==> flow/design.v <==
module gainBal (
    input  wire             clk,
    input  wire             rstn,
    input  wire             din_val,
    input  wire [255:0]     din,
    input  wire [63:0]      gain,
    input  wire [31:0]      bal,
    output reg              dout_val,
    output reg  [255:0]     dout
);
reg [7:0]  gain_mem[7:0];
reg [7:0]  bal_mem[3:0];
reg [15:0] mult[0:7];
reg [47:0] quot[0:7];
integer i, j, k, l;
always @* begin
    for (l=0; l<8; l=l+1) begin
        gain_mem[l]     = gain[8*l +: 8];
        if (l < 4)
            bal_mem[l]  = bal[8*l +: 8];
    end
end
always @(posedge clk or negedge rstn) begin
    if (!rstn) begin
        for (i=0; i<8; i=i+1) begin
            mult[i] <= 16'd0;
        end
    end
    else begin
        for (i=0; i<4; i=i+1) begin
            mult[2*i  ] <= {{8{gain_mem[2*i  ][7]}}, gain_mem[2*i  ]} * {{8{~bal_mem[i][7]}}, ~bal_mem[i]};
            mult[2*i+1] <= {{8{gain_mem[2*i+1][7]}}, gain_mem[2*i+1]} * {{8{ bal_mem[i][7]}},  bal_mem[i]};
        end
    end
end
always @(posedge clk or negedge rstn) begin
    if (!rstn) begin
        dout_val    <= 1'b0;
        for (j=0; j<8; j=j+1) begin
            quot[j] <= 48'd0;
        end
    end
    else begin
        dout_val    <= din_val;
        for (j=0; j<8; j=j+1) begin
            quot[j] <= {16'd0, din[32*j +:32]} * {{32{mult[j][15]}}, mult[j]};
        end
    end
end
always @* begin
    for (k=0; k<8; k=k+1) begin
        dout[32*k +:32] = quot[k][47:16];
    end
end
endmodule
==> From RTL to reports: gainBal <==
Tool output for the design above, in the order of the flow.
Lines are those of the file above, counted from 1.
Operators carry their Yosys type and port widths (W data, S select, Z words).
Cell names lack the library's common part.
{ "inputs": {"design": "gainBal", "clock": "clk", "lib": "sky130hd", "lib_corner": "tt_025C_1v80"} }

==> After elaboration <==
Source: Yosys, flattened and elaborated. Widths are those after wreduce; folded enables and synchronous resets count as part of the registers. Registers that Yosys merges into a memory's read port (data or address) are not register bits. Print and check cells do not count. Equal cells are merged and count once.
{ "bits": {"input_bits": 355, "reg_bits": 513} }
{ "classes": {"n_mul": 16, "n_logic": 8} }
{ "ops": {"columns": ["op", "n"], "rows": [
  ["$mul A33 B16 Y48", 8],
  ["$mul A8 B8 Y16", 4],
  ["$mul A8 B9 Y16", 4],
  ["$not A8 Y8", 4],
  ["$not A1 Y1", 4]
]} }

==> Depth <==
Yosys ltp: most cells in a row. Word level: on the elaborated netlist, between registers, memories and ports. Mapped: between sequential cells and ports; inverters and the memories' decode and read muxes count.
{ "depth": {"word_depth": 2, "abc_area": 1, "ltp_mapped": 29} }

==> Netlist <==
The flow's flattened synthesis, as Yosys stat reports it; memories are mapped. The netlist is that of the ABC_AREA named above (0 if unset); the other value can give another one.
Totals and module areas in this step are rounded.
{ "by_type": {"columns": ["cell", "n", "area_total_um2"], "rows": [
  ["fa_1", 3776, 7.56E+04],
  ["inv_1", 7146, 2.68E+04],
  ["nand2_1", 5617, 2.11E+04],
  ["ha_1", 1400, 17516.8],
  ["dfrtp_1", 385, 9634.24],
  ["nor2_1", 1161, 4357.93],
  ["clkbuf_1", 880, 3.3E+03],
  ["a21oi_1", 541, 2.71E+03],
  ["nand3_1", 320, 1.6E+03],
  ["o21ai_0", 307, 1.54E+03],
  ["xor2_1", 169, 1480.17],
  ["xnor2_1", 125, 1094.8],
  ["or2_2", 107, 669.392],
  ["nand4_1", 104, 650.624],
  ["nor3_1", 98, 490.47],
  ["o21bai_1", 58, 435.418],
  ["a21o_1", 50, 375.36],
  ["o21a_1", 38, 285.274]
]} }
Not listed: further types 26, cells in them 204.
{ "mapped": {"flip_flops": 385, "stdcells": 22486, "mapped_area_um2": 171000, "seqArea_um2": 9630} }

==> Path before layout <==
Source: OpenSTA report_checks on the synthesized netlist (no wires, ideal clock, input and output delay 20% of the period each), path of least setup slack; recovery checks are left aside. Register names are those of the netlist, which keeps one name where synthesis merged equal registers.
{ "synth_timing": {"kind": "in2reg", "start": "input din[222]", "end": "register quot[6][32]", "path_delay_ns": 5.121, "in_delay_ns": 1.800, "setup_slack_ns": 2.079, "t_first_pin_ns": 1.800, "tclk_ns": 9.0, "n_path_buf": 2, "required_time_ns": 8.876, "stages": 22, "arrival_ns": 6.797, "synth_period_reached_ns": 6.921} }
"path_delay_ns" is the arrival time less input delay plus setup time.
"stages": output pins that drive a net of the path, with the launching flip-flop's if there is one; two outputs of one cell count as two.
"synth_period_reached_ns" = period - worst setup slack (recovery checks aside). The figure is calculated, with input and output delays left at 20% of the set period.
The rows between start and end are the longest chain of elaborated cells between them; the timing report does not say that the signal goes this way. Where chains are equally long, one stands for them.
Each line given opens the expression or statement behind the cell; cells for indexed reads and writes are added by Yosys, which also makes memories of some case tables.
{ "synth_between": {"cell_sequence": "clkbuf_1 clkbuf_1 nand2_1 fa_1 inv_1 fa_1 inv_1 fa_1 inv_1 fa_1 fa_1 inv_1 fa_1 inv_1 ha_1 nand2_1 inv_1 a21oi_1 a21boi_0 a21boi_0 nand2_1 xor2_1", "elab_chain_cells": 1} }
{ "synth_rtl": {"columns": ["item", "line", "source"], "rows": [
  ["start, declared", 5, "input  wire [255:0]     din,"],
  ["$mul A33 B16 Y48", 46, "quot[j] <= {16'd0, din[32*j +:32]} * {{32{mult[j][15]}}, mult[j]};"],
  ["end, assigned", 40, "quot[j] <= 48'd0;"],
  ["end, assigned", 46, null],
  ["end, declared", 14, "reg [47:0] quot[0:7];"]
]} }

==> Worst path after layout <==
From the final timing report of flow run 1: the path of least setup slack in the routed layout; clock arrival at registers is part of the times.
{ "layout_timing": {"kind": "in2reg", "start": "input din[215]", "end": "register quot[6][41]", "setup_slack_ns": 4.22, "t_first_pin_ns": 2.54, "n_path_buf": 2, "required_time_ns": 13.52, "arrival_ns": 9.30, "in_delay_ns": 2.54, "tclk_ns": 12.7, "stages": 22} }
The rows between start and end are the longest chain of elaborated cells between them; the timing report does not say that the signal goes this way. Where chains are equally long, one stands for them.
{ "layout_between": {"cell_sequence": "clkdlybuf4s50_1 buf_8 nand2_1 inv_1 fa_1 inv_1 fa_1 fa_1 inv_1 fa_1 fa_1 inv_1 fa_1 inv_1 ha_1 nand2_1 nor2_1 nand2_1 nor3_1 nand4_1 nand4_1 nand2_1", "elab_chain_cells": 1} }
{ "layout_rtl": {"columns": ["item", "line", "source"], "rows": [
  ["start, declared", 5, "input  wire [255:0]     din,"],
  ["$mul A33 B16 Y48", 46, "quot[j] <= {16'd0, din[32*j +:32]} * {{32{mult[j][15]}}, mult[j]};"],
  ["end, assigned", 40, "quot[j] <= 48'd0;"],
  ["end, assigned", 46, null],
  ["end, declared", 14, "reg [47:0] quot[0:7];"]
]} }

Subject: flow runs of gainBal

Hi,

Stored flow runs of gainBal (3 of them; Yosys, OpenROAD, sky130hd). They differ in their settings and are not a sequence. Constraints: input delay and output delay 20% of the set period each, output load 0.01 pF.
"achievedPeriod_ns" = clock period - worst setup slack. The figure is calculated, with input and output delays left at 20% of the set period.
"worst_path_allowed_less_slack_ns" is the time allowed to the run's worst setup path (the clock period less input and output delay, where it has them) less its slack. Clock arrival times count: a late capture clock shortens it, a late launch clock lengthens it.
Values from the reports are rounded here.
[
  {
    "run": "flow run 1",
    "settings": { "ABC_AREA": 1, "CAP_MARGIN": 35, "CELL_PAD_IN_SITES_DETAIL_PLACEMENT": 1, "CORE_UTILIZATION": 16, "CTS_CLUSTER_DIAMETER": 224, "CTS_CLUSTER_SIZE": 94, "HOLD_SLACK_MARGIN": 0.21, "MIN_ROUTING_LAYER": "met2", "PLACE_DENSITY_LB_ADDON": 0.21, "SLEW_MARGIN": 15, "TNS_END_PERCENT": 95, "period_ns": 12.7, "CORE_MARGIN": 2 },
    "results": { "synthArea_um2": 171000, "die_area_um2": 1080000, "util_pct": 18.6, "final_setup_ws_ns": 4.22, "fin_tns_ns": 0.000, "achievedPeriod_ns": 8.476, "worst_path_allowed_less_slack_ns": 5.94, "critical_path_type": "in2reg" }
  },
  {
    "run": "flow run 2",
    "settings": { "CAP_MARGIN": 10, "CELL_PAD_IN_SITES_GLOBAL_PLACEMENT": 1, "CORE_ASPECT_RATIO": 0.53, "CORE_UTILIZATION": 68, "CTS_CLUSTER_SIZE": 36, "GPL_TIMING_DRIVEN": 1, "MIN_ROUTING_LAYER": "met1", "PLACE_DENSITY_LB_ADDON": 0.2, "SETUP_SLACK_MARGIN": 1.06, "SLEW_MARGIN": 0, "TNS_END_PERCENT": 85, "period_ns": 5.76, "CORE_MARGIN": 2 },
    "results": { "synthArea_um2": 157000, "die_area_um2": 235000, "util_pct": 86.0, "final_setup_ws_ns": -1.21, "fin_tns_ns": -152, "achievedPeriod_ns": 6.974, "worst_path_allowed_less_slack_ns": 5.82, "critical_path_type": "in2reg" }
  },
  {
    "run": "flow run 3",
    "settings": { "CORE_UTILIZATION": 40, "period_ns": 8.44, "CAP_MARGIN": 20, "CORE_MARGIN": 2, "SLEW_MARGIN": 20 },
    "results": { "synthArea_um2": 157000, "die_area_um2": 397000, "util_pct": 45.2, "final_setup_ws_ns": 0.266, "fin_tns_ns": 0.000, "achievedPeriod_ns": 8.174, "worst_path_allowed_less_slack_ns": 6.49, "critical_path_type": "in2reg" }
  }
]

Regards
